==> flow/design.v <==
module bitonic_comp #(parameter DATA_WIDTH = 8, POLARITY = 0)
(clk, reset, valid, A, B, H, L, done);
input clk;
input reset;
input valid;
input [DATA_WIDTH-1:0] A;
input [DATA_WIDTH-1:0] B;
output [DATA_WIDTH-1:0] H;
output [DATA_WIDTH-1:0] L;
output done;
reg [DATA_WIDTH-1:0] H_r;
reg [DATA_WIDTH-1:0] L_r;
reg done_r;
wire comp;
assign comp = A < B;
assign H = H_r;
assign L = L_r;
assign done = done_r;
always @(posedge clk) begin
	if(reset) begin
		H_r <= 0;
		L_r <= 0;
		done_r <= 0;
	end else if(valid) begin
		if(POLARITY) begin
			H_r <= comp ? B : A;
			L_r <= comp ? A : B;
		end else begin
			H_r <= comp ? A : B;
			L_r <= comp ? B : A;
		end
		done_r <= 1;
	end else begin
		H_r <= 0;
		L_r <= 0;
		done_r <= 0;
	end
end
endmodule
module bitonic_node #(parameter DATA_WIDTH = 8, NODE_ORDER = 1, NODE_DWIDTH = 8, POLARITY = 1)
(clk, reset, valid, data_in, done, data_out);
input clk;
input reset;
input valid;
input [NODE_DWIDTH-1:0] data_in;
output done;
output [NODE_DWIDTH-1:0] data_out;
localparam NUM_COMP = 2**(NODE_ORDER-1);
genvar i_comp;
wire [NUM_COMP-1:0] nodes_done;
assign done = &nodes_done;
generate for(i_comp = 0; i_comp < NUM_COMP; i_comp = i_comp + 1) begin : comp_gen
	wire [DATA_WIDTH-1:0] A;
	wire [DATA_WIDTH-1:0] B;
	wire [DATA_WIDTH-1:0] H;
	wire [DATA_WIDTH-1:0] L;
	assign A = data_in[DATA_WIDTH*(i_comp + 1)-1-:DATA_WIDTH];
	assign B = data_in[DATA_WIDTH*(i_comp + 1 + NUM_COMP)-1-:DATA_WIDTH];
	assign data_out[DATA_WIDTH*(i_comp + 1)-1-:DATA_WIDTH] = H;
	assign data_out[DATA_WIDTH*(i_comp + 1 + NUM_COMP)-1-:DATA_WIDTH] = L;
	bitonic_comp #(.DATA_WIDTH(DATA_WIDTH), .POLARITY(POLARITY)) comp_constr (.clk(clk), .reset(reset), .valid(valid), .A(A), .B(B), .H(H), .L(L), .done(nodes_done[i_comp]));
end endgenerate
endmodule
module bitonic_block
#(parameter DATA_WIDTH = 8, BLOCK_DEPTH = 1, POLARITY = 0)
(clk, reset, data_in, valid, done, data_out);
input clk;
input reset;
input [2**BLOCK_DEPTH*DATA_WIDTH-1:0] data_in;
input valid;
output done;
output [2**BLOCK_DEPTH*DATA_WIDTH-1:0] data_out;
localparam T_WIDTH = 2**BLOCK_DEPTH*DATA_WIDTH;
localparam STATE_NUMS = $clog2(BLOCK_DEPTH + 1);
wire [T_WIDTH-1:0] bstage_outs [BLOCK_DEPTH:0];
wire [BLOCK_DEPTH:0] bstage_ready;
assign bstage_outs[0] = data_in;
assign bstage_ready[0] = valid;
assign done = bstage_ready[BLOCK_DEPTH] == 1;
assign data_out = done ? bstage_outs[BLOCK_DEPTH] : 0;
genvar i_bstage;
genvar i_node;
generate for(i_bstage = 0; i_bstage < BLOCK_DEPTH; i_bstage = i_bstage + 1) begin : bstage_gen
	localparam n_nodes = 2**i_bstage;
	wire [n_nodes-1:0] nodes_ready;
	assign bstage_ready[i_bstage + 1] = &nodes_ready;
	for(i_node = 0; i_node < n_nodes; i_node = i_node + 1) begin : node_gen
		localparam NODE_DWIDTH = DATA_WIDTH * 2**(BLOCK_DEPTH - i_bstage);
		wire [NODE_DWIDTH-1:0] node_data_in;
		assign node_data_in = bstage_outs[i_bstage][NODE_DWIDTH*(i_node+1)-1-:NODE_DWIDTH];
		wire [NODE_DWIDTH-1:0] node_data_out;
		bitonic_node #(.DATA_WIDTH(DATA_WIDTH), .NODE_ORDER(BLOCK_DEPTH - i_bstage), .NODE_DWIDTH(NODE_DWIDTH), .POLARITY(POLARITY)) node_constr (.clk(clk), .reset(reset), .valid(bstage_ready[i_bstage]), .data_in(node_data_in), .done(nodes_ready[i_node]), .data_out(node_data_out));
		assign bstage_outs[i_bstage+1][NODE_DWIDTH*(i_node+1)-1-:NODE_DWIDTH] = node_data_out;
	end
end endgenerate
endmodule
module bitonic_top
#(parameter NUM_INPUT = 16, DATA_WIDTH = 8)
(clk, reset, data_in, valid, done, data_out);
input clk;
input reset;
input [NUM_INPUT * DATA_WIDTH - 1:0] data_in;
input valid;
output done;
output [NUM_INPUT * DATA_WIDTH - 1:0] data_out;
localparam STAGES = $clog2(NUM_INPUT);
localparam ALL_WIDTH = NUM_INPUT * DATA_WIDTH;
wire [ALL_WIDTH - 1:0] stage_data [STAGES:0];
wire [STAGES:0] stage_ready;
assign stage_data[0] = data_in;
assign stage_ready[0] = valid;
assign done = stage_ready[STAGES] == 1;
assign data_out = stage_data[STAGES];
genvar i_stage;
genvar i_block;
generate for(i_stage = 0; i_stage < STAGES; i_stage = i_stage + 1) begin : stages_gen
	localparam BLOCK_COUNT = NUM_INPUT/(2**(i_stage+1));
	localparam BLOCK_DWIDTH = DATA_WIDTH*2**(i_stage+1);
	localparam BLOCK_DEPTH = i_stage + 1;
	wire [BLOCK_COUNT - 1:0] blks_done;
	assign stage_ready[i_stage+1] = &blks_done;
	for(i_block = 0; i_block < BLOCK_COUNT; i_block = i_block + 1) begin
		wire [BLOCK_DWIDTH-1:0] block_in;
		wire [BLOCK_DWIDTH-1:0] block_out;
		assign block_in = stage_data[i_stage][BLOCK_DWIDTH*(i_block+1)-1-:BLOCK_DWIDTH];
		assign stage_data[i_stage+1][BLOCK_DWIDTH*(i_block+1)-1-:BLOCK_DWIDTH] = block_out;
		bitonic_block #(.DATA_WIDTH(DATA_WIDTH), .BLOCK_DEPTH(BLOCK_DEPTH), .POLARITY(i_block%2)) blk_const (.clk(clk), .reset(reset), .data_in(block_in), .data_out(block_out), .done(blks_done[i_block]), .valid(stage_ready[i_stage]));
	end
end endgenerate
endmodule
==> Reports on bitonic_top <==
Tool output for the design above, in the order of the flow.
Lines are those of the file above, counted from 1.
Cell names lack the library's common part.
{ "design": {"design": "bitonic_top", "clock_port": "clk", "lib": "sky130hd", "lib_corner": "tt_025C_1v80"} }

==> Elaborated design <==
Yosys after proc, flatten, opt, wreduce and memory -nomap, before mapping. Enables and synchronous resets that opt folds into registers are not counted as muxes. Print and check cells are not counted. Equal cells are merged and count once.
{ "word_totals": {"reg_bits": 1290, "input_bits": 131} }
{ "op_classes": {"cmp": 80, "mux": 185, "bitwise": 10, "reduce_and_logical": 10} }
{ "op_table": {"columns": ["cell", "n"], "rows": [
  ["2-to-1 mux 8 bit", 160],
  ["< comparator 8 bit", 80],
  ["2-to-1 mux 128 bit", 1],
  ["2-to-1 mux 64 bit", 2],
  ["2-to-1 mux 32 bit", 4],
  ["2-to-1 mux 16 bit", 8],
  ["OR reduction 2 bit", 10],
  ["NOT 1 bit", 10],
  ["2-to-1 mux 1 bit", 10]
]} }

==> Longest topological paths <==
Yosys ltp: most cells in a row. Word level: on the elaborated netlist, between registers, memories and ports. Mapped: between sequential cells and ports; inverters and the memories' decode and read muxes count.
{ "logic_depth": {"depth_word": 3, "abc_area": 0, "ltp_mapped": 13, "depth_no_buf": 7} }

==> Mapped cells and area <==
The flow's flattened synthesis, as Yosys stat reports it; memories are mapped. The netlist is that of the ABC_AREA named above (0 if unset); the other value can give another one.
The area totals of this step are shown rounded.
{ "by_type": {"columns": ["cell_type", "n", "type_area_um2"], "rows": [
  ["dfxtp_1", 1290, 2.58E+04],
  ["ha_1", 560, 7006.72],
  ["nand3_1", 1199, 6E+03],
  ["o211ai_1", 533, 4E+03],
  ["mux2i_1", 354, 3.54E+03],
  ["a21oi_1", 532, 2.66E+03],
  ["nand4b_1", 300, 2627.52],
  ["a32oi_1", 297, 2.6E+03],
  ["nand2_1", 600, 2252.16],
  ["mux2_2", 198, 2.23E+03],
  ["o21ai_0", 408, 2.04E+03],
  ["and2_1", 296, 1.85E+03],
  ["clkbuf_1", 435, 1.63E+03],
  ["inv_1", 420, 1.58E+03],
  ["or3_1", 241, 1.51E+03],
  ["a31oi_4", 33, 701.923],
  ["o211ai_2", 55, 688.16],
  ["buf_2", 101, 505.485]
]} }
Other cell types: 34; their cells: 675.
{ "synth_totals": {"cell_count": 8527, "area_um2": 75500, "sequential_area_um2": 25800, "ffs": 1290} }
The figures by module come from a second, unflattened synthesis with its own total; it is not the netlist above.
{ "unflattened": {"cells_unflattened": 6831, "hier_area_um2": 68000} }
Each row is one instance without its submodules.
{ "by_module": {"columns": ["module", "n_inst", "cells", "mod_area_um2"], "rows": [
  ["bitonic_comp", 56, 76, 787],
  ["bitonic_comp", 24, 76, 787],
  ["bitonic_block", 1, 289, 1860],
  ["bitonic_block", 2, 39, 265],
  ["bitonic_block", 2, 39, 265],
  ["bitonic_block", 4, 17, 126],
  ["bitonic_block", 4, 17, 126],
  ["bitonic_block", 1, 73, 490],
  ["bitonic_block", 1, 73, 490],
  ["bitonic_node", 8, 1, 6.3],
  ["bitonic_top", 1, 5, 31.3],
  ["bitonic_node", 3, 1, 8.8],
  ["bitonic_node", 4, 1, 6.3],
  ["bitonic_node", 1, 3, 16.3]
]} }
Further modules, not shown: 3.

==> Worst setup path after synthesis <==
Source: OpenSTA report_checks on the synthesized netlist (no wires, ideal clock, input and output delay 20% of the period each), path of least setup slack; recovery checks are left aside. Register names are those of the netlist, which keeps one name where synthesis merged equal registers.
{ "synth_timing": {"kind": "reg2reg", "start": "reg (name not given)", "end": "reg stages_gen[2].genblk1[0].blk_const.bstage_gen[0].node_gen[0].node_constr.comp_gen[2].comp_constr.L_r[7]", "period_ns": 3.0, "setup_ns": 0.070, "arrival_time_ns": 2.627, "required_time_ns": 2.930, "slack_ns": 0.303, "delay_ns": 2.697, "stages": 14, "period_less_setup_slack_ns": 2.697} }
"delay_ns" = arrival - input delay + setup time.
"stages" counts driving pins, that of a launching flip-flop among them; a cell with two outputs on the path counts twice.
"period_less_setup_slack_ns" = period - worst setup slack (recovery checks aside). The figure is calculated, with input and output delays left at 20% of the set period.
The rows between start and end are the longest chain of elaborated cells between them; the timing report does not say that the signal goes this way. Where chains are equally long, one stands for them.
A line is the first line of the expression or statement that the cell stems from. Yosys adds cells for indexed reads and writes and turns some case tables into memories.
At most two assigning lines are given for a register; there are more.
{ "synth_between": {"path_cell_list": "dfxtp_1 -> buf_6 -> clkbuf_1 -> clkbuf_1 -> buf_2 -> buf_2 -> nand2_1 -> ha_1 -> nand3_1 -> o211ai_1 -> o21ai_1 -> buf_2 -> nand3_1 -> a21oi_1", "elab_chain_cells": 3, "cells_between": 6, "classes_between": "compare (1); mux (3); logic (1); reduce/logical (1)"} }
{ "synth_rtl": {"columns": ["item", "line", "text"], "rows": [
  ["2-to-1 mux 32 bit", 80, "assign data_out = done ? bstage_outs[BLOCK_DEPTH] : 0;"],
  ["< comparator 8 bit", 15, "assign comp = A < B;"],
  ["2-to-1 mux 8 bit", 30, "L_r <= comp ? B : A;"],
  ["to (assign)", 27, "L_r <= comp ? A : B;"],
  ["to (assign)", 30, null],
  ["to (decl)", 12, "reg [DATA_WIDTH-1:0] L_r;"]
]} }

==> Worst path after layout <==
From the final timing report of entry A: the path of least setup slack in the routed layout; clock arrival at registers is part of the times.
{ "layout_timing": {"kind": "reg2reg", "start": "reg (name not given)", "end": "reg stages_gen[2].genblk1[1].blk_const.bstage_gen[0].node_gen[0].node_constr.comp_gen[3].comp_constr.L_r[1]", "period_ns": 3.0, "setup_ns": 0.12, "arrival_time_ns": 3.71, "required_time_ns": 3.66, "slack_ns": -0.06, "stages": 13} }
The rows between start and end are the longest chain of elaborated cells between them; the timing report does not say that the signal goes this way. Where chains are equally long, one stands for them.
At most two assigning lines are given for a register; there are more.
{ "layout_between": {"path_cell_list": "dfxtp_4 -> buf_12 -> clkbuf_16 -> clkbuf_16 -> buf_12 -> and2_1 -> ha_1 -> nand3_1 -> o211ai_1 -> o21ai_2 -> clkbuf_4 -> nand3_1 -> a21oi_1", "elab_chain_cells": 3, "cells_between": 6, "classes_between": "compare (1); mux (3); logic (1); reduce/logical (1)"} }
{ "layout_rtl": {"columns": ["item", "line", "text"], "rows": [
  ["2-to-1 mux 32 bit", 80, "assign data_out = done ? bstage_outs[BLOCK_DEPTH] : 0;"],
  ["< comparator 8 bit", 15, "assign comp = A < B;"],
  ["2-to-1 mux 8 bit", 27, "L_r <= comp ? A : B;"],
  ["to (assign)", 27, null],
  ["to (assign)", 30, "L_r <= comp ? B : A;"],
  ["to (decl)", 12, "reg [DATA_WIDTH-1:0] L_r;"]
]} }

Subject: bitonic_top on sky130hd, stored results

Hello all,

Record of 2 stored runs of the RTL-to-layout flow on bitonic_top, platform sky130hd. The runs are unordered. Constraints: input delay and output delay 20% of the set period each, output load 0.01 pF.
"achievedPeriod_ns" is the run's clock period less its worst setup slack. It is reckoned from that one timing run; input and output delays stay at 20% of the period that was set.
"worstPathTime_ns" = time allowed to the worst setup path (clock period - input delay - output delay, where it has them) - its slack; a late launch clock adds to it, a late capture clock takes from it.
"power_mw" is the tool's figure for a default switching activity; nothing was simulated.
The results are shown rounded.

Entry A
==> flow/run.sh <==
#!/bin/bash
# the make line also repeats the synthesis and layout settings of config.mk as NAME=value (left out here)
make -C /OpenROAD-flow-scripts/flow DESIGN_CONFIG=/design/flow/config.mk WORK_HOME=/design/flow/orfs CLKGATE_MAP_FILE= finish
==> flow/config.mk <==
export PLATFORM = sky130hd
export DESIGN_NAME = bitonic_top
export DESIGN_NICKNAME = bitonic_top
export VERILOG_FILES = /design/flow/design.v
export SDC_FILE = /design/flow/constraint.sdc
export NUM_CORES = 4
export LEC_CHECK = 0
export CAP_MARGIN = 20
export CORE_MARGIN = 8
export CORE_UTILIZATION = 68
export CTS_CLUSTER_SIZE = 14
export GPL_TIMING_DRIVEN = 0
export HOLD_SLACK_MARGIN = -0.05
export PLACE_DENSITY_LB_ADDON = 0.11
export SLEW_MARGIN = 25
==> flow/constraint.sdc <==
create_clock -name core_clock -period 3.0 [get_ports {clk}]
set_input_delay 0.6000 -clock core_clock [delete_from_list [all_inputs] [get_ports {clk}]]
set_output_delay 0.6000 -clock core_clock [all_outputs]
set_load 0.01 [all_outputs]

==> results of entry A, as JSON <==
{
  "die_um2": 122000,
  "achievedPeriod_ns": 3.057,
  "final_setup_tns_ns": -0.282,
  "layout_utilization_pct": 77.8,
  "final_stdcell_area_um2": 85800,
  "power_mw": 36.5,
  "fin_hold_ws_ns": 0.484,
  "synth_chip_area_um2": 75500,
  "worst_setup_slack_ns": -0.057,
  "worstPathTime_ns": 3.06,
  "worst_path_kind": "reg2reg"
}

Entry B
==> flow/run.sh <==
#!/bin/bash
# the make line also repeats the synthesis and layout settings of config.mk as NAME=value (left out here)
make -C /OpenROAD-flow-scripts/flow DESIGN_CONFIG=/design/flow/config.mk WORK_HOME=/design/flow/orfs CLKGATE_MAP_FILE= finish
==> flow/config.mk <==
export PLATFORM = sky130hd
export DESIGN_NAME = bitonic_top
export DESIGN_NICKNAME = bitonic_top
export VERILOG_FILES = /design/flow/design.v
export SDC_FILE = /design/flow/constraint.sdc
export NUM_CORES = 4
export LEC_CHECK = 0
export CAP_MARGIN = 20
export CORE_MARGIN = 2
export CORE_UTILIZATION = 40
export SETUP_SLACK_MARGIN = 0.59
export SLEW_MARGIN = 20
==> flow/constraint.sdc <==
create_clock -name core_clock -period 2.79 [get_ports {clk}]
set_input_delay 0.5580 -clock core_clock [delete_from_list [all_inputs] [get_ports {clk}]]
set_output_delay 0.5580 -clock core_clock [all_outputs]
set_load 0.01 [all_outputs]

==> results of entry B, as JSON <==
{
  "die_um2": 192000,
  "achievedPeriod_ns": 2.442,
  "final_setup_tns_ns": 0.000,
  "layout_utilization_pct": 47.6,
  "final_stdcell_area_um2": 89400,
  "power_mw": 41.9,
  "fin_hold_ws_ns": 0.435,
  "synth_chip_area_um2": 75500,
  "worst_setup_slack_ns": 0.348,
  "worstPathTime_ns": 2.44,
  "worst_path_kind": "reg2reg"
}

Thanks
